==> flow/design.v <==
`timescale 1ns / 1ps
module axi_timer_averager_functional (
    input  logic        CLK            ,
    input  logic        RESET          ,
    input  logic        START_TIMER    ,
    input  logic        STOP_TIMER     ,
    input  logic        AVG_MSMT_ENABLE,
    input  logic [ 4:0] AVG_MSMT_LIMIT ,
    output logic [31:0] MSMT_VALUE     ,
    output logic        MSMT_VALID     ,
    output logic [63:0] AVG_MSMT_VALUE ,
    output logic [31:0] MSMT_COUNT     ,
    input  logic [ 3:0] LOAD_EN        ,
    input  logic [31:0] LOAD_DATA      ,
    input  logic [ 3:0] LOAD_STRB      
);
    function automatic logic [31:0] merge_bytes(input logic [31:0] old_value, input logic [31:0] new_value, input logic [3:0] strb);
        for (int b = 0; b < 4; b++)
            merge_bytes[b*8 +: 8] = strb[b] ? new_value[b*8 +: 8] : old_value[b*8 +: 8];
    endfunction
    logic d_start_timer;
    logic start_event  ;
    logic d_stop_timer;
    logic stop_event  ;
    localparam logic IDLE_ST = 1'b0;
    localparam logic MSMT_ST = 1'b1;
    logic [31:0] measurement_value;
    logic current_state;
    logic [31:0] avg_msmt_count;
    logic [31:0] avg_msmt_limit;
    logic [63:0] avg_msmt_value        ;
    logic [63:0] avg_msmt_value_shifted;
    logic        avg_msmt_value_valid  ;
    logic [31:0] avg_msmt_limit_rom [0:31];
    always_comb begin
        for (int i = 0; i < 32; i++)
            avg_msmt_limit_rom[i] = 32'h00000001 << i;
    end
    logic d_avg_msmt_enable;
    logic avg_msmt_event;
    always_ff @(posedge CLK) begin : MSMT_COUNT_processing  
        if (RESET)
            MSMT_COUNT <= 32'd1;
        else
            MSMT_COUNT <= avg_msmt_count + 1;
    end 
    always_comb begin 
        MSMT_VALUE = measurement_value;
    end 
    always_ff @(posedge CLK) begin 
        if (RESET)
            d_start_timer <= 1'b0;
        else
            d_start_timer <= START_TIMER ;
    end 
    always_ff @(posedge CLK) begin 
        if (RESET) begin 
            start_event <= 1'b0;
        end else if (!d_start_timer & START_TIMER) begin 
            start_event <= 1'b1;
        end else begin 
            start_event <= 1'b0;
        end 
    end 
    always_ff @(posedge CLK) begin 
        if (RESET)
            d_stop_timer <= 1'b0;
        else
            d_stop_timer <= STOP_TIMER;
    end 
    always_ff @(posedge CLK) begin 
        if (RESET) begin 
            stop_event <= 1'b0;
        end else if (!d_stop_timer & STOP_TIMER) begin 
            stop_event <= 1'b1;
        end else begin 
            stop_event <= 1'b0;
        end 
    end 
    always_ff @(posedge CLK) begin : current_state_processing 
        if (RESET) begin 
            current_state <= IDLE_ST;
        end else begin 
            case (current_state)
                IDLE_ST : 
                    if (start_event) begin 
                        current_state <= MSMT_ST;
                    end else begin 
                        current_state <= current_state;
                    end 
                MSMT_ST : 
                    if (stop_event) begin 
                        current_state <= IDLE_ST;
                    end else begin 
                        current_state <= current_state;
                    end 
                default : 
                    current_state <= current_state;
            endcase  
        end 
    end 
    always_ff @(posedge CLK) begin : measurement_value_processing 
        if (RESET) begin 
            measurement_value <= '0;
        end else if (LOAD_EN[3]) begin 
            measurement_value <= merge_bytes(measurement_value, LOAD_DATA, LOAD_STRB);
        end else begin 
            case (current_state)
                MSMT_ST : 
                    measurement_value <= measurement_value + 1;
                default : 
                    measurement_value <= '0;
            endcase  
        end 
    end 
    always_ff @(posedge CLK) begin : MSMT_VALID_processing 
        if (RESET) begin 
            MSMT_VALID <= 1'b0;
        end else begin 
            case (current_state) 
                MSMT_ST : 
                    if (stop_event) begin 
                        MSMT_VALID <= 1'b1;
                    end else begin 
                        MSMT_VALID <= 1'b0;
                    end 
                default : 
                    MSMT_VALID <= 1'b0;
            endcase  
        end 
    end 
    always_ff @(posedge CLK) begin : avg_msmt_count_processing 
        if (RESET) begin 
            avg_msmt_count <= '0;
        end else if (LOAD_EN[2]) begin 
            avg_msmt_count <= merge_bytes(avg_msmt_count, LOAD_DATA, LOAD_STRB);
        end else if ((avg_msmt_count == avg_msmt_limit) | !AVG_MSMT_ENABLE) begin 
            avg_msmt_count <= '0;
        end else begin 
            if (MSMT_VALID) begin 
                avg_msmt_count <= avg_msmt_count + 1;
            end else begin 
                avg_msmt_count <= avg_msmt_count;
            end 
        end 
    end 
    always_ff @(posedge CLK) begin : d_avg_msmt_enable_processing 
        if (RESET)
            d_avg_msmt_enable <= 1'b0;
        else
            d_avg_msmt_enable <= AVG_MSMT_ENABLE;
    end 
    always_ff @(posedge CLK) begin 
        if (RESET) begin 
            avg_msmt_event <= 1'b0;
        end else if (AVG_MSMT_ENABLE & !d_avg_msmt_enable) begin 
            avg_msmt_event <= 1'b1;
        end else begin 
            avg_msmt_event <= 1'b0;
        end 
    end 
    always_ff @(posedge CLK) begin : avg_msmt_limit_processing 
        if (RESET) begin 
            avg_msmt_limit <= '0;
        end else if (avg_msmt_event) begin 
            avg_msmt_limit <= avg_msmt_limit_rom[AVG_MSMT_LIMIT];
        end else begin 
            avg_msmt_limit <= avg_msmt_limit;
        end 
    end 
    always_ff @(posedge CLK) begin : avg_msmt_value_processing 
        if (RESET) begin 
            avg_msmt_value <= '0;
        end else if (LOAD_EN[0]) begin 
            avg_msmt_value[31:0] <= merge_bytes(avg_msmt_value[31:0], LOAD_DATA, LOAD_STRB);
        end else if (LOAD_EN[1]) begin 
            avg_msmt_value[63:32] <= merge_bytes(avg_msmt_value[63:32], LOAD_DATA, LOAD_STRB);
        end else if (avg_msmt_limit == avg_msmt_count) begin 
            avg_msmt_value <= '0;
        end else begin 
            if (AVG_MSMT_ENABLE) begin 
                if (MSMT_VALID) begin 
                        avg_msmt_value <= avg_msmt_value + measurement_value;
                end else begin 
                    avg_msmt_value <= avg_msmt_value;
                end 
            end else begin 
                avg_msmt_value <= '0;
            end 
        end 
    end 
    always_ff @(posedge CLK) begin : avg_msmt_value_shifted_processing 
        if (RESET) begin 
            avg_msmt_value_shifted <= '0;
        end else begin 
            case (AVG_MSMT_LIMIT) 
                5'h00   : avg_msmt_value_shifted <= avg_msmt_value[63:0];
                5'h01   : avg_msmt_value_shifted <= avg_msmt_value[63:1];
                5'h02   : avg_msmt_value_shifted <= avg_msmt_value[63:2];
                5'h03   : avg_msmt_value_shifted <= avg_msmt_value[63:3];
                5'h04   : avg_msmt_value_shifted <= avg_msmt_value[63:4];
                5'h05   : avg_msmt_value_shifted <= avg_msmt_value[63:5];
                5'h06   : avg_msmt_value_shifted <= avg_msmt_value[63:6];
                5'h07   : avg_msmt_value_shifted <= avg_msmt_value[63:7];
                5'h08   : avg_msmt_value_shifted <= avg_msmt_value[63:8];
                5'h09   : avg_msmt_value_shifted <= avg_msmt_value[63:9];
                5'h0a   : avg_msmt_value_shifted <= avg_msmt_value[63:10];
                5'h0b   : avg_msmt_value_shifted <= avg_msmt_value[63:11];
                5'h0c   : avg_msmt_value_shifted <= avg_msmt_value[63:12];
                5'h0d   : avg_msmt_value_shifted <= avg_msmt_value[63:13];
                5'h0e   : avg_msmt_value_shifted <= avg_msmt_value[63:14];
                5'h0f   : avg_msmt_value_shifted <= avg_msmt_value[63:15];
                5'h10   : avg_msmt_value_shifted <= avg_msmt_value[63:16];
                5'h11   : avg_msmt_value_shifted <= avg_msmt_value[63:17];
                5'h12   : avg_msmt_value_shifted <= avg_msmt_value[63:18];
                5'h13   : avg_msmt_value_shifted <= avg_msmt_value[63:19];
                5'h14   : avg_msmt_value_shifted <= avg_msmt_value[63:20];
                5'h15   : avg_msmt_value_shifted <= avg_msmt_value[63:21];
                5'h16   : avg_msmt_value_shifted <= avg_msmt_value[63:22];
                5'h17   : avg_msmt_value_shifted <= avg_msmt_value[63:23];
                5'h18   : avg_msmt_value_shifted <= avg_msmt_value[63:24];
                5'h19   : avg_msmt_value_shifted <= avg_msmt_value[63:25];
                5'h1a   : avg_msmt_value_shifted <= avg_msmt_value[63:26];
                5'h1b   : avg_msmt_value_shifted <= avg_msmt_value[63:27];
                5'h1c   : avg_msmt_value_shifted <= avg_msmt_value[63:28];
                5'h1d   : avg_msmt_value_shifted <= avg_msmt_value[63:29];
                5'h1e   : avg_msmt_value_shifted <= avg_msmt_value[63:30];
                5'h1f   : avg_msmt_value_shifted <= avg_msmt_value[63:31];
                default : avg_msmt_value_shifted <= avg_msmt_value[63:31];
            endcase  
        end 
    end 
    always_ff @(posedge CLK) begin : avg_msmt_value_valid_processing 
        if (RESET) begin 
            avg_msmt_value_valid <= 1'b0;
        end else if (avg_msmt_count == avg_msmt_limit) begin 
            avg_msmt_value_valid <= 1'b1;
        end else begin 
            avg_msmt_value_valid <= 1'b0;
        end 
    end
    always_ff @(posedge CLK) begin 
        if (RESET) begin 
            AVG_MSMT_VALUE <= '0;
        end else if (avg_msmt_value_valid) begin 
            AVG_MSMT_VALUE <= avg_msmt_value_shifted;
        end else begin 
            AVG_MSMT_VALUE <= AVG_MSMT_VALUE;
        end 
    end 
endmodule
`timescale 1 ns / 1 ps
module axi_timer_averager #(
    parameter integer DEFAULT_SAMPLES_SERIE = 2,
    parameter integer S_AXI_LITE_DATA_WIDTH = 32  ,
    parameter integer S_AXI_LITE_ADDR_WIDTH = 32
) (
    input  logic                                 CLK               ,
    input  logic                                 RESETN            ,
    input  logic [    S_AXI_LITE_ADDR_WIDTH-1:0] S_AXI_LITE_AWADDR ,
    input  logic [                          2:0] S_AXI_LITE_AWPROT ,
    input  logic                                 S_AXI_LITE_AWVALID,
    output logic                                 S_AXI_LITE_AWREADY,
    input  logic [    S_AXI_LITE_DATA_WIDTH-1:0] S_AXI_LITE_WDATA  ,
    input  logic [(S_AXI_LITE_DATA_WIDTH/8)-1:0] S_AXI_LITE_WSTRB  ,
    input  logic                                 S_AXI_LITE_WVALID ,
    output logic                                 S_AXI_LITE_WREADY ,
    output logic [                          1:0] S_AXI_LITE_BRESP  ,
    output logic                                 S_AXI_LITE_BVALID ,
    input  logic                                 S_AXI_LITE_BREADY ,
    input  logic [    S_AXI_LITE_ADDR_WIDTH-1:0] S_AXI_LITE_ARADDR ,
    input  logic [                          2:0] S_AXI_LITE_ARPROT ,
    input  logic                                 S_AXI_LITE_ARVALID,
    output logic                                 S_AXI_LITE_ARREADY,
    output logic [    S_AXI_LITE_DATA_WIDTH-1:0] S_AXI_LITE_RDATA  ,
    output logic [                          1:0] S_AXI_LITE_RRESP  ,
    output logic                                 S_AXI_LITE_RVALID ,
    input  logic                                 S_AXI_LITE_RREADY ,
    output logic [                         31:0] MSMT_VALUE        ,
    output logic                                 MSMT_VALID        ,
    input  logic                                 INTR
);
    logic [S_AXI_LITE_ADDR_WIDTH-1:0] axi_awaddr ;
    logic                             axi_awready;
    logic                             axi_wready ;
    logic [                      1:0] axi_bresp  ;
    logic                             axi_bvalid ;
    logic [S_AXI_LITE_ADDR_WIDTH-1:0] axi_araddr ;
    logic                             axi_arready;
    logic [S_AXI_LITE_DATA_WIDTH-1:0] axi_rdata  ;
    logic [                      1:0] axi_rresp  ;
    logic                             axi_rvalid ;
    localparam integer ADDR_LSB          = (S_AXI_LITE_DATA_WIDTH/32) + 1;
    localparam integer OPT_MEM_ADDR_BITS = 5                             ;
    logic                                                            slv_reg_rden                          ;
    logic                                                            slv_reg_wren                          ;
    logic [S_AXI_LITE_DATA_WIDTH-1:0]                                reg_data_out                          ;
    logic                                                            aw_en                                 ;
    logic        start_timer       ;
    logic        stop_timer        ;
    logic        avg_msmt_enable   ;
    logic [ 4:0] avg_msmt_limit    ;
    logic [31:0] msmt_count_reg    ;
    logic [63:0] avg_msmt_value_reg;
    logic [ 3:0] load_en           ;
    always_comb begin : S_AXI_LITE_processing 
        S_AXI_LITE_AWREADY = axi_awready;
        S_AXI_LITE_WREADY  = axi_wready;
        S_AXI_LITE_BRESP   = axi_bresp;
        S_AXI_LITE_BVALID  = axi_bvalid;
        S_AXI_LITE_ARREADY = axi_arready;
        S_AXI_LITE_RDATA   = axi_rdata;
        S_AXI_LITE_RRESP   = axi_rresp;
    end 
    always_ff @( posedge CLK ) begin : S_AXI_LITE_RVALID_proc
        if (~RESETN)
            S_AXI_LITE_RVALID <= 1'b0;
        else
            S_AXI_LITE_RVALID <= axi_rvalid;
    end 
    always_ff @( posedge CLK ) begin : axi_awready_proc
        if (~RESETN)
            axi_awready <= 1'b0;
        else    
            if (~axi_awready & S_AXI_LITE_AWVALID & S_AXI_LITE_WVALID & aw_en)
                axi_awready <= 1'b1;
            else 
                if (S_AXI_LITE_BREADY & axi_bvalid)
                    axi_awready <= 1'b0;
                else
                    axi_awready <= 1'b0;
    end       
    always_ff @( posedge CLK ) begin : aw_en_proc
        if (~RESETN)
            aw_en <= 1'b1;
        else
            if (~axi_awready & S_AXI_LITE_AWVALID & S_AXI_LITE_WVALID & aw_en)
                aw_en <= 1'b0;
            else 
                if (S_AXI_LITE_BREADY & axi_bvalid)
                    aw_en <= 1'b1;
    end       
    always_ff @( posedge CLK ) begin : axi_awaddr_proc
        if (~RESETN)
            axi_awaddr <= '0;
        else
            if (~axi_awready & S_AXI_LITE_AWVALID & S_AXI_LITE_WVALID & aw_en)
                axi_awaddr <= S_AXI_LITE_AWADDR;
    end       
    always_ff @( posedge CLK ) begin : axi_wready_proc
        if (~RESETN)
            axi_wready <= 1'b0;
        else    
            if (~axi_wready & S_AXI_LITE_WVALID & S_AXI_LITE_AWVALID & aw_en )
                axi_wready <= 1'b1;
            else
                axi_wready <= 1'b0;
    end       
    always_comb begin : slv_reg_wren_processing  
        slv_reg_wren = axi_wready & S_AXI_LITE_WVALID & axi_awready & S_AXI_LITE_AWVALID;
    end
    always_ff @( posedge CLK ) begin : axi_bvalid_proc
        if (~RESETN)
            axi_bvalid  <= 1'b0;
        else
            if (axi_awready & S_AXI_LITE_AWVALID & ~axi_bvalid & axi_wready & S_AXI_LITE_WVALID)
                axi_bvalid <= 1'b1;
            else
                if (S_AXI_LITE_BREADY & axi_bvalid)
                    axi_bvalid <= 1'b0; 
    end   
    always_ff @( posedge CLK ) begin : axi_bresp_proc
        if (~RESETN)
            axi_bresp   <= 2'b0;
        else
            if (axi_awready & S_AXI_LITE_AWVALID & ~axi_bvalid & axi_wready & S_AXI_LITE_WVALID)
                axi_bresp  <= 2'b0;  
    end   
    always_ff @( posedge CLK ) begin : axi_arready_proc
        if (~RESETN)
            axi_arready <= 1'b0;
        else    
            if (~axi_arready & S_AXI_LITE_ARVALID)
                axi_arready <= 1'b1;
            else
                axi_arready <= 1'b0;
    end       
    always_ff @( posedge CLK ) begin : axi_araddr_proc
        if (~RESETN)
            axi_araddr  <= 32'b0;
        else    
            if (~axi_arready & S_AXI_LITE_ARVALID)
                axi_araddr  <= S_AXI_LITE_ARADDR;
    end       
    always_ff @( posedge CLK ) begin : axi_rvalid_proc
        if (~RESETN)
            axi_rvalid <= 1'b0;
        else
            if (axi_arready & S_AXI_LITE_ARVALID & ~axi_rvalid)
                axi_rvalid <= 1'b1;
            else 
                if (axi_rvalid & S_AXI_LITE_RREADY)
                    axi_rvalid <= 1'b0;
    end    
    always_ff @( posedge CLK ) begin : axi_rresp_proc
        if (~RESETN)
            axi_rresp  <= '0;
        else
            if (axi_arready & S_AXI_LITE_ARVALID & ~axi_rvalid)
                axi_rresp  <= 2'b0;  
    end    
    always_ff @(posedge CLK) begin : slv_reg_rden_proc
        if (~RESETN)
            slv_reg_rden <= 1'b0;
        else
            slv_reg_rden <= axi_arready & S_AXI_LITE_ARVALID & ~axi_rvalid;
    end 
    always_ff @(posedge CLK) begin
        if (~RESETN)
            reg_data_out <= '0;
        else
        case ( axi_araddr[ADDR_LSB+OPT_MEM_ADDR_BITS:ADDR_LSB] )
            8'h00   : reg_data_out <= {31'b0, stop_timer};
            8'h01   : reg_data_out <= {16'b0, 3'b0, avg_msmt_limit, 7'b0, avg_msmt_enable};
            8'h02   : reg_data_out <= avg_msmt_value_reg[31:0];
            8'h03   : reg_data_out <= avg_msmt_value_reg[63:32];
            8'h04   : reg_data_out <= msmt_count_reg[31:0];
            default : reg_data_out <= '0;
        endcase
    end
    always_ff @(posedge CLK) begin
        if (~RESETN)
            axi_rdata <= '0;
        else if (slv_reg_rden)
            axi_rdata <= reg_data_out;      
    end    
    always_ff @(posedge CLK) begin : stop_timer_processing 
        if (~RESETN) begin 
            stop_timer <= 1'b0;
        end else begin 
            if (slv_reg_wren) begin 
                if (axi_awaddr[ADDR_LSB + OPT_MEM_ADDR_BITS : ADDR_LSB] == 0) begin 
                    if (S_AXI_LITE_WSTRB[0]) begin 
                        stop_timer <= S_AXI_LITE_WDATA[0];
                    end else begin 
                        stop_timer <= 1'b0;
                    end 
                end else begin 
                    stop_timer <= 1'b0;
                end 
            end else begin 
                stop_timer <= 1'b0;
            end 
        end 
    end 
    always_ff @(posedge CLK) begin : avg_msmt_enable_processing 
        if (~RESETN) begin 
            avg_msmt_enable <= 1'b0;
        end else begin 
            if (slv_reg_wren) begin 
                if (axi_awaddr[ADDR_LSB + OPT_MEM_ADDR_BITS : ADDR_LSB] == 1) begin 
                    if (S_AXI_LITE_WSTRB[0]) begin 
                        avg_msmt_enable <= S_AXI_LITE_WDATA[0];
                    end else begin 
                        avg_msmt_enable <= avg_msmt_enable;
                    end 
                end else begin 
                    avg_msmt_enable <= avg_msmt_enable;
                end 
            end else begin 
                avg_msmt_enable <= avg_msmt_enable;
            end 
        end 
    end 
    always_ff @(posedge CLK) begin : avg_msmt_limit_processing 
        if (~RESETN) begin 
            avg_msmt_limit <= DEFAULT_SAMPLES_SERIE;
        end else begin 
            if (slv_reg_wren) begin 
                if (axi_awaddr[ADDR_LSB + OPT_MEM_ADDR_BITS : ADDR_LSB] == 1) begin 
                    if (S_AXI_LITE_WSTRB[1]) begin 
                        avg_msmt_limit <= S_AXI_LITE_WDATA[12:8];
                    end else begin 
                        avg_msmt_limit <= avg_msmt_limit;
                    end 
                end else begin 
                    avg_msmt_limit <= avg_msmt_limit;
                end 
            end else begin 
                avg_msmt_limit <= avg_msmt_limit;
            end 
        end 
    end 
    always_ff @(posedge CLK) begin : start_timer_processing 
        if (~RESETN)
            start_timer <= 1'b0;
        else
            start_timer <= INTR;
    end 
    always_comb begin : load_en_processing 
        load_en[0] = slv_reg_wren & (axi_awaddr[ADDR_LSB + OPT_MEM_ADDR_BITS : ADDR_LSB] == 2);
        load_en[1] = slv_reg_wren & (axi_awaddr[ADDR_LSB + OPT_MEM_ADDR_BITS : ADDR_LSB] == 3);
        load_en[2] = slv_reg_wren & (axi_awaddr[ADDR_LSB + OPT_MEM_ADDR_BITS : ADDR_LSB] == 4);
        load_en[3] = slv_reg_wren & (axi_awaddr[ADDR_LSB + OPT_MEM_ADDR_BITS : ADDR_LSB] == 5);
    end
    axi_timer_averager_functional axi_timer_averager_functional_inst (
        .CLK            (CLK               ),
        .RESET          (~RESETN           ),
        .START_TIMER    (start_timer       ),
        .STOP_TIMER     (stop_timer        ),
        .AVG_MSMT_ENABLE(avg_msmt_enable   ),
        .AVG_MSMT_LIMIT (avg_msmt_limit    ),
        .MSMT_VALUE     (MSMT_VALUE        ),
        .MSMT_VALID     (MSMT_VALID        ),
        .AVG_MSMT_VALUE (avg_msmt_value_reg),
        .MSMT_COUNT     (msmt_count_reg    ),
        .LOAD_EN        (load_en           ),
        .LOAD_DATA      (S_AXI_LITE_WDATA  ),
        .LOAD_STRB      (S_AXI_LITE_WSTRB  )
    );
endmodule
Subject: tool reports on axi_timer_averager

Hi,

From RTL to reports: axi_timer_averager
Tool output for the design above before and after an edit, in the order of the flow.
Lines under "orig" count in the file above, lines under "edited" in the edited file.
"delta" is "edited" less "orig", of the values as shown; "rel_change_pct" is that difference over "orig", in percent.
Operators carry their Yosys type and port widths (W data, S select, Z words).
Library cell names are shortened.
{"block": "setup", "top_module": "axi_timer_averager", "clock_port": "CLK", "library": "sky130hd", "corner": "tt_025C_1v80"}

The edit
Unified diff, file above to edited file.
A script made this edit. It changes what the design does and was not meant as an optimisation.
begin of diff
@@ -502,5 +502,5 @@
         load_en[1] = slv_reg_wren & (axi_awaddr[ADDR_LSB + OPT_MEM_ADDR_BITS : ADDR_LSB] == 3);
         load_en[2] = slv_reg_wren & (axi_awaddr[ADDR_LSB + OPT_MEM_ADDR_BITS : ADDR_LSB] == 4);
-        load_en[3] = slv_reg_wren & (axi_awaddr[ADDR_LSB + OPT_MEM_ADDR_BITS : ADDR_LSB] == 5);
+        load_en[3] = slv_reg_wren & (axi_awaddr[ADDR_LSB + OPT_MEM_ADDR_BITS : ADDR_LSB] < 5);
     end
     axi_timer_averager_functional axi_timer_averager_functional_inst (
end of diff

Elaborated design
Source: Yosys, flattened and elaborated. Widths are those after wreduce. Registers that Yosys merges into a memory's read port (data or address) are not register bits. Print and check cells do not count.
{"block": "bits", "element": "ff_bits", "orig": 425, "edited": 425, "delta": 0, "rel_change_pct": 0.00}
{"block": "bits", "element": "input_bits", "orig": 114, "edited": 114, "delta": 0, "rel_change_pct": 0.00}
{"block": "op_classes", "element": "add_sub_neg", "orig": 3, "edited": 3, "delta": 0, "rel_change_pct": 0.00}
{"block": "op_classes", "element": "n_cmp", "orig": 0, "edited": 1, "delta": 1}
{"block": "op_classes", "element": "n_eq", "orig": 61, "edited": 60, "delta": -1, "rel_change_pct": -1.64}
{"block": "op_classes", "element": "mux", "orig": 38, "edited": 38, "delta": 0, "rel_change_pct": 0.00}
{"block": "op_classes", "element": "bitwise", "orig": 33, "edited": 33, "delta": 0, "rel_change_pct": 0.00}
{"block": "op_classes", "element": "reduce_and_logical", "orig": 27, "edited": 27, "delta": 0, "rel_change_pct": 0.00}
{"block": "op_table", "op": "$eq A6 B3 Y1 const B", "orig": 3, "edited": 2, "delta": -1, "rel_change_pct": -33.33}
{"block": "op_table", "op": "$lt A6 B3 Y1 const B", "orig": 0, "edited": 1, "delta": 1}
Operator kinds equal on both sides are left out: 30.

Depth
Depth = most cells in a row (Yosys ltp): at word level without a register or memory, in the mapped netlist without a sequential cell, where the memories' decode and read muxes count.
{"block": "logic_depth", "element": "word_depth", "orig": 6, "edited": 6, "delta": 0, "rel_change_pct": 0.00}
{"block": "logic_depth", "element": "abc_area", "orig": "0", "edited": "0"}
{"block": "logic_depth", "element": "depth_mapped", "orig": 11, "edited": 13, "delta": 2, "rel_change_pct": 18.18}
{"block": "logic_depth", "element": "mapped_depth_nobuf", "orig": 11, "edited": 12, "delta": 1, "rel_change_pct": 9.09}

Synthesis result
Source: synth_stat.txt of the flow (Yosys; design flattened, memories mapped). It holds for the ABC_AREA given above (unset counts as 0); a run with the other value may have another netlist.
{"block": "by_type", "cell_type": "o21ai_0", "orig": 86, "edited": 134, "delta": 48, "rel_change_pct": 55.81}
{"block": "by_type", "cell_type": "nand2_1", "orig": 142, "edited": 174, "delta": 32, "rel_change_pct": 22.54}
{"block": "by_type", "cell_type": "buf_2", "orig": 50, "edited": 81, "delta": 31, "rel_change_pct": 62.00}
{"block": "by_type", "cell_type": "clkbuf_1", "orig": 393, "edited": 365, "delta": -28, "rel_change_pct": -7.12}
{"block": "by_type", "cell_type": "xor2_1", "orig": 48, "edited": 70, "delta": 22, "rel_change_pct": 45.83}
{"block": "by_type", "cell_type": "a21oi_1", "orig": 132, "edited": 152, "delta": 20, "rel_change_pct": 15.15}
{"block": "by_type", "cell_type": "nor2_1", "orig": 425, "edited": 406, "delta": -19, "rel_change_pct": -4.47}
{"block": "by_type", "cell_type": "a22oi_1", "orig": 257, "edited": 275, "delta": 18, "rel_change_pct": 7.00}
{"block": "by_type", "cell_type": "xnor2_1", "orig": 43, "edited": 25, "delta": -18, "rel_change_pct": -41.86}
{"block": "by_type", "cell_type": "nor3_1", "orig": 95, "edited": 80, "delta": -15, "rel_change_pct": -15.79}
{"block": "by_type", "cell_type": "a211oi_1", "orig": 45, "edited": 31, "delta": -14, "rel_change_pct": -31.11}
{"block": "by_type", "cell_type": "and3_1", "orig": 46, "edited": 33, "delta": -13, "rel_change_pct": -28.26}
{"block": "by_type", "cell_type": "o311a_1", "orig": 11, "edited": 0, "delta": -11, "rel_change_pct": -100.00}
{"block": "by_type", "cell_type": "nand4_1", "orig": 141, "edited": 131, "delta": -10, "rel_change_pct": -7.09}
{"block": "by_type", "cell_type": "inv_1", "orig": 29, "edited": 19, "delta": -10, "rel_change_pct": -34.48}
{"block": "by_type", "cell_type": "o22ai_1", "orig": 14, "edited": 4, "delta": -10, "rel_change_pct": -71.43}
{"block": "by_type", "cell_type": "mux2i_1", "orig": 161, "edited": 152, "delta": -9, "rel_change_pct": -5.59}
{"block": "by_type", "cell_type": "a21o_1", "orig": 25, "edited": 16, "delta": -9, "rel_change_pct": -36.00}
Cell types equal on both sides are left out: 18.
Not every row of either side is listed.
{"block": "synth_totals", "element": "mapped_cells", "orig": 3579, "edited": 3561, "delta": -18, "rel_change_pct": -0.50}
{"block": "synth_totals", "element": "yosys_area_um2", "orig": 28414.8, "edited": 28149.5, "delta": -265.3, "rel_change_pct": -0.93}
{"block": "synth_totals", "element": "flip_flops", "orig": 421, "edited": 421, "delta": 0, "rel_change_pct": 0.00}
{"block": "synth_totals", "element": "buffers", "orig": 494, "edited": 497, "delta": 3, "rel_change_pct": 0.61}
By module: a second synthesis without flattening, with its own total; a netlist apart from the flattened one above.
{"block": "unflattened", "element": "hier_cells", "orig": 3682, "edited": 3699, "delta": 17, "rel_change_pct": 0.46}
{"block": "unflattened", "element": "hier_area_um2", "orig": 28947.8, "edited": 29288.1, "delta": 340.3, "rel_change_pct": 1.18}
Each row is one instance without its submodules.
{"block": "by_module_orig", "mod": "axi_timer_averager_functional", "n_inst": 1, "cells": 3271, "area_um2": 24967.7, "seq_area_um2": 6586.3}
{"block": "by_module_orig", "mod": "axi_timer_averager", "n_inst": 1, "cells": 411, "area_um2": 3980.1, "seq_area_um2": 1841.8}
{"block": "by_module_edited", "mod": "axi_timer_averager_functional", "n_inst": 1, "cells": 3286, "area_um2": 25135.4, "seq_area_um2": 6586.3}
{"block": "by_module_edited", "mod": "axi_timer_averager", "n_inst": 1, "cells": 413, "area_um2": 4152.7, "seq_area_um2": 1841.8}

Timing after synthesis
OpenSTA on the mapped netlist: ideal clock, no wires. The path of least setup slack (recovery checks aside). Input and output delay are each 20% of the period. Register names are those of the netlist, which keeps one name where synthesis merged equal registers.
{"block": "synth_timing", "element": "path_kind", "orig": "input -> register", "edited": "input -> register"}
{"block": "synth_timing", "element": "start", "orig": "input S_AXI_LITE_WVALID", "edited": "input S_AXI_LITE_WVALID"}
{"block": "synth_timing", "element": "end", "orig": "register axi_timer_averager_functional_inst.measurement_value[21]", "edited": "register axi_timer_averager_functional_inst.avg_msmt_value[48]"}
{"block": "synth_timing", "element": "tclk_ns", "orig": 8.0, "edited": 8.0, "delta": 0.0, "rel_change_pct": 0.00}
{"block": "synth_timing", "element": "setup_time_ns", "orig": 0.122, "edited": 0.135, "delta": 0.013}
{"block": "synth_timing", "element": "launch_ns", "orig": 1.600, "edited": 1.600, "delta": 0.000, "rel_change_pct": 0.00}
{"block": "synth_timing", "element": "t_arrival_ns", "orig": 3.253, "edited": 3.385, "delta": 0.132, "rel_change_pct": 4.06}
{"block": "synth_timing", "element": "t_required_ns", "orig": 7.878, "edited": 7.865, "delta": -0.013, "rel_change_pct": -0.17}
{"block": "synth_timing", "element": "setup_slack_ns", "orig": 4.625, "edited": 4.479, "delta": -0.146}
{"block": "synth_timing", "element": "path_delay_ns", "orig": 1.775, "edited": 1.920, "delta": 0.145, "rel_change_pct": 8.17}
{"block": "synth_timing", "element": "path_stages", "orig": 8, "edited": 11, "delta": 3, "rel_change_pct": 37.50}
{"block": "synth_timing", "element": "synth_period_reached_ns", "orig": 3.375, "edited": 3.521, "delta": 0.146, "rel_change_pct": 4.33}
"path_delay_ns" is the arrival time less input delay plus setup time.
"path_stages": output pins that drive a net of the path, with the launching flip-flop's if there is one; two outputs of one cell count as two.
"synth_period_reached_ns" = period - worst setup slack (recovery checks aside). The figure is calculated, with input and output delays left at 20% of the set period.
The rows between start and end are the longest chain of elaborated cells between them; the timing report does not say that the signal goes this way. Where chains are equally long, one stands for them.
A line is the first line of the expression or statement that the cell stems from. Yosys adds cells for indexed reads and writes and turns some case tables into memories.
At most two assigning lines are given for a register; there are more.
{"block": "synth_between_orig", "cell_sequence": "nand4_1 > nor3_1 > nand4_1 > nand2_1 > buf_1 > clkbuf_1 > o22ai_1 > o311a_1", "elab_chain_len": 5}
{"block": "synth_lines_orig", "element": "from (decl)", "line_no": 266, "source": "input  logic                                 S_AXI_LITE_WVALID ,"}
{"block": "synth_lines_orig", "element": "$and A1 B1 Y1 x3", "line_no": 360, "source": "slv_reg_wren = axi_wready & S_AXI_LITE_WVALID & axi_awready & S_AXI_LITE_AWVALID;"}
{"block": "synth_lines_orig", "element": "$and A1 B1 Y1", "line_no": 504, "source": "load_en[3] = slv_reg_wren & (axi_awaddr[ADDR_LSB + OPT_MEM_ADDR_BITS : ADDR_LSB] == 5);"}
{"block": "synth_lines_orig", "element": "$mux W32", "line_no": 105, "source": "end else if (LOAD_EN[3]) begin"}
{"block": "synth_lines_orig", "element": "to (assign)", "line_no": 106, "source": "measurement_value <= merge_bytes(measurement_value, LOAD_DATA, LOAD_STRB);"}
{"block": "synth_lines_orig", "element": "to (assign)", "line_no": 110, "source": "measurement_value <= measurement_value + 1;"}
{"block": "synth_lines_orig", "element": "to (decl)", "line_no": 27, "source": "logic [31:0] measurement_value;"}
{"block": "synth_between_edited", "cell_sequence": "nand4_1 > or4_4 > nor3b_4 > and2_1 > buf_2 > buf_6 > nand2_1 > nand2_1 > nor2_1 > o21ai_0 > o311ai_1", "elab_chain_len": 6}
{"block": "synth_lines_edited", "element": "from (decl)", "line_no": 266, "source": "input  logic                                 S_AXI_LITE_WVALID ,"}
{"block": "synth_lines_edited", "element": "$and A1 B1 Y1 x3", "line_no": 360, "source": "slv_reg_wren = axi_wready & S_AXI_LITE_WVALID & axi_awready & S_AXI_LITE_AWVALID;"}
{"block": "synth_lines_edited", "element": "$and A1 B1 Y1", "line_no": 502, "source": "load_en[1] = slv_reg_wren & (axi_awaddr[ADDR_LSB + OPT_MEM_ADDR_BITS : ADDR_LSB] == 3);"}
{"block": "synth_lines_edited", "element": "$ne A2 B2 Y1"}
{"block": "synth_lines_edited", "element": "$reduce_and A3 Y1"}
{"block": "synth_lines_edited", "element": "to (assign)", "line_no": 183, "source": "avg_msmt_value <= avg_msmt_value + measurement_value;"}
{"block": "synth_lines_edited", "element": "to (assign)", "line_no": 185, "source": "avg_msmt_value <= avg_msmt_value;"}
{"block": "synth_lines_edited", "element": "to (decl)", "line_no": 31, "source": "logic [63:0] avg_msmt_value        ;"}

Path in the finished layout
From the final timing report of each run of pair A: the path of least setup slack in the routed layout; clock arrival at registers is part of the times.
{"block": "layout_timing", "element": "path_kind", "orig": "input -> register", "edited": "input -> register"}
{"block": "layout_timing", "element": "start", "orig": "input S_AXI_LITE_WVALID", "edited": "input S_AXI_LITE_WVALID"}
{"block": "layout_timing", "element": "end", "orig": "register axi_timer_averager_functional_inst.avg_msmt_value[52]", "edited": "register axi_timer_averager_functional_inst.avg_msmt_count[27]"}
{"block": "layout_timing", "element": "tclk_ns", "orig": 8.0, "edited": 8.0, "delta": 0.0, "rel_change_pct": 0.00}
{"block": "layout_timing", "element": "setup_time_ns", "orig": 0.14, "edited": 0.13, "delta": -0.01}
{"block": "layout_timing", "element": "launch_ns", "orig": 1.60, "edited": 1.60, "delta": 0.00, "rel_change_pct": 0.00}
{"block": "layout_timing", "element": "t_arrival_ns", "orig": 4.97, "edited": 5.13, "delta": 0.16, "rel_change_pct": 3.22}
{"block": "layout_timing", "element": "t_required_ns", "orig": 8.50, "edited": 8.47, "delta": -0.03, "rel_change_pct": -0.35}
{"block": "layout_timing", "element": "setup_slack_ns", "orig": 3.54, "edited": 3.34, "delta": -0.20}
{"block": "layout_timing", "element": "path_stages", "orig": 9, "edited": 10, "delta": 1, "rel_change_pct": 11.11}
The rows between start and end are the longest chain of elaborated cells between them; the timing report does not say that the signal goes this way. Where chains are equally long, one stands for them.
At most two assigning lines are given for a register; there are more.
{"block": "layout_between_orig", "cell_sequence": "clkdlybuf4s50_1 > nand4_1 > or3_1 > nor2_4 > nand2_1 > o21ai_1 > nand2_1 > o311ai_1 > a31oi_1", "elab_chain_len": 6}
{"block": "layout_lines_orig", "element": "from (decl)", "line_no": 266, "source": "input  logic                                 S_AXI_LITE_WVALID ,"}
{"block": "layout_lines_orig", "element": "$and A1 B1 Y1 x3", "line_no": 360, "source": "slv_reg_wren = axi_wready & S_AXI_LITE_WVALID & axi_awready & S_AXI_LITE_AWVALID;"}
{"block": "layout_lines_orig", "element": "$and A1 B1 Y1", "line_no": 502, "source": "load_en[1] = slv_reg_wren & (axi_awaddr[ADDR_LSB + OPT_MEM_ADDR_BITS : ADDR_LSB] == 3);"}
{"block": "layout_lines_orig", "element": "$ne A2 B2 Y1"}
{"block": "layout_lines_orig", "element": "$reduce_and A3 Y1"}
{"block": "layout_lines_orig", "element": "to (assign)", "line_no": 183, "source": "avg_msmt_value <= avg_msmt_value + measurement_value;"}
{"block": "layout_lines_orig", "element": "to (assign)", "line_no": 185, "source": "avg_msmt_value <= avg_msmt_value;"}
{"block": "layout_lines_orig", "element": "to (decl)", "line_no": 31, "source": "logic [63:0] avg_msmt_value        ;"}
{"block": "layout_between_edited", "cell_sequence": "clkdlybuf4s50_1 > nand4_1 > nor4_1 > nand3_1 > nand2b_1 > buf_4 > a2bb2oi_2 > o21ai_0 > a22oi_1 > nor2_1", "elab_chain_len": 6}
{"block": "layout_lines_edited", "element": "from (decl)", "line_no": 266, "source": "input  logic                                 S_AXI_LITE_WVALID ,"}
{"block": "layout_lines_edited", "element": "$and A1 B1 Y1 x3", "line_no": 360, "source": "slv_reg_wren = axi_wready & S_AXI_LITE_WVALID & axi_awready & S_AXI_LITE_AWVALID;"}
{"block": "layout_lines_edited", "element": "$and A1 B1 Y1", "line_no": 503, "source": "load_en[2] = slv_reg_wren & (axi_awaddr[ADDR_LSB + OPT_MEM_ADDR_BITS : ADDR_LSB] == 4);"}
{"block": "layout_lines_edited", "element": "$ne A2 B2 Y1"}
{"block": "layout_lines_edited", "element": "$reduce_and A2 Y1"}
{"block": "layout_lines_edited", "element": "to (assign)", "line_no": 141, "source": "avg_msmt_count <= avg_msmt_count + 1;"}
{"block": "layout_lines_edited", "element": "to (assign)", "line_no": 143, "source": "avg_msmt_count <= avg_msmt_count;"}
{"block": "layout_lines_edited", "element": "to (decl)", "line_no": 29, "source": "logic [31:0] avg_msmt_count;"}

Layout results
Runs of the flow (Yosys, OpenROAD) on both versions; the two runs of a pair have the same settings. The constraints put input and output delay at 20% of the set period each and load the outputs with 0.01 pF.
{"block": "flow_settings_pair_A", "CELL_PAD_IN_SITES_DETAIL_PLACEMENT": 1, "CELL_PAD_IN_SITES_GLOBAL_PLACEMENT": 2, "CORE_UTILIZATION": 35, "GPL_ROUTABILITY_DRIVEN": 1, "period_ns": 8.0, "CAP_MARGIN": 20, "CORE_MARGIN": 2, "SLEW_MARGIN": 20}
{"block": "measured_pair_A", "element": "yosys_chip_area_um2", "orig": 28414.8, "edited": 28149.5, "delta": -265.3, "rel_change_pct": -0.93}
{"block": "measured_pair_A", "element": "final_die_area_um2", "orig": 83480.5, "edited": 82710.9, "delta": -769.6, "rel_change_pct": -0.92}
{"block": "measured_pair_A", "element": "layout_stdcell_area_um2", "orig": 31896.8, "edited": 31495.2, "delta": -401.6, "rel_change_pct": -1.26}
{"block": "measured_pair_A", "element": "post_route_util_frac", "orig": 0.397, "edited": 0.397, "delta": 0.000}
{"block": "measured_pair_A", "element": "final_setup_ws_ns", "orig": 3.539, "edited": 3.337, "delta": -0.202}
{"block": "measured_pair_A", "element": "final_setup_tns_ns", "orig": 0.000, "edited": 0.000, "delta": 0.000}
{"block": "measured_pair_A", "element": "worst_hold_slack_ns", "orig": 0.389, "edited": 0.378, "delta": -0.011}
{"block": "measured_pair_A", "element": "design_power_w", "orig": 0.004792, "edited": 0.004605, "delta": -0.000187, "rel_change_pct": -3.90}
{"block": "measured_pair_A", "element": "achieved_period_ns", "orig": 4.461, "edited": 4.663, "delta": 0.202, "rel_change_pct": 4.53}
{"block": "flow_settings_pair_B", "CAP_MARGIN": 40, "CELL_PAD_IN_SITES_DETAIL_PLACEMENT": 1, "CELL_PAD_IN_SITES_GLOBAL_PLACEMENT": 2, "CORE_ASPECT_RATIO": 1.27, "CORE_UTILIZATION": 17, "GPL_ROUTABILITY_DRIVEN": 1, "MIN_ROUTING_LAYER": "met2", "PLACE_DENSITY_LB_ADDON": 0.07, "SETUP_SLACK_MARGIN": 0.83, "TNS_END_PERCENT": 45, "period_ns": 5.29, "CORE_MARGIN": 2, "SLEW_MARGIN": 20}
{"block": "measured_pair_B", "element": "yosys_chip_area_um2", "orig": 28414.8, "edited": 28149.5, "delta": -265.3, "rel_change_pct": -0.93}
{"block": "measured_pair_B", "element": "final_die_area_um2", "orig": 170454.0, "edited": 168879.0, "delta": -1575.0, "rel_change_pct": -0.92}
{"block": "measured_pair_B", "element": "layout_stdcell_area_um2", "orig": 35187.5, "edited": 34818.4, "delta": -369.1, "rel_change_pct": -1.05}
{"block": "measured_pair_B", "element": "post_route_util_frac", "orig": 0.211, "edited": 0.211, "delta": 0.000}
{"block": "measured_pair_B", "element": "final_setup_ws_ns", "orig": 1.236, "edited": 1.240, "delta": 0.004}
{"block": "measured_pair_B", "element": "final_setup_tns_ns", "orig": 0.000, "edited": 0.000, "delta": 0.000}
{"block": "measured_pair_B", "element": "worst_hold_slack_ns", "orig": 0.386, "edited": 0.379, "delta": -0.007}
{"block": "measured_pair_B", "element": "design_power_w", "orig": 0.007894, "edited": 0.007519, "delta": -0.000375, "rel_change_pct": -4.75}
{"block": "measured_pair_B", "element": "achieved_period_ns", "orig": 4.054, "edited": 4.050, "delta": -0.004, "rel_change_pct": -0.10}
"achieved_period_ns" = clock period - worst setup slack. The figure is calculated, with input and output delays left at 20% of the set period.
"design_power_w" is the tool's figure for a default switching activity; nothing was simulated.

Regards
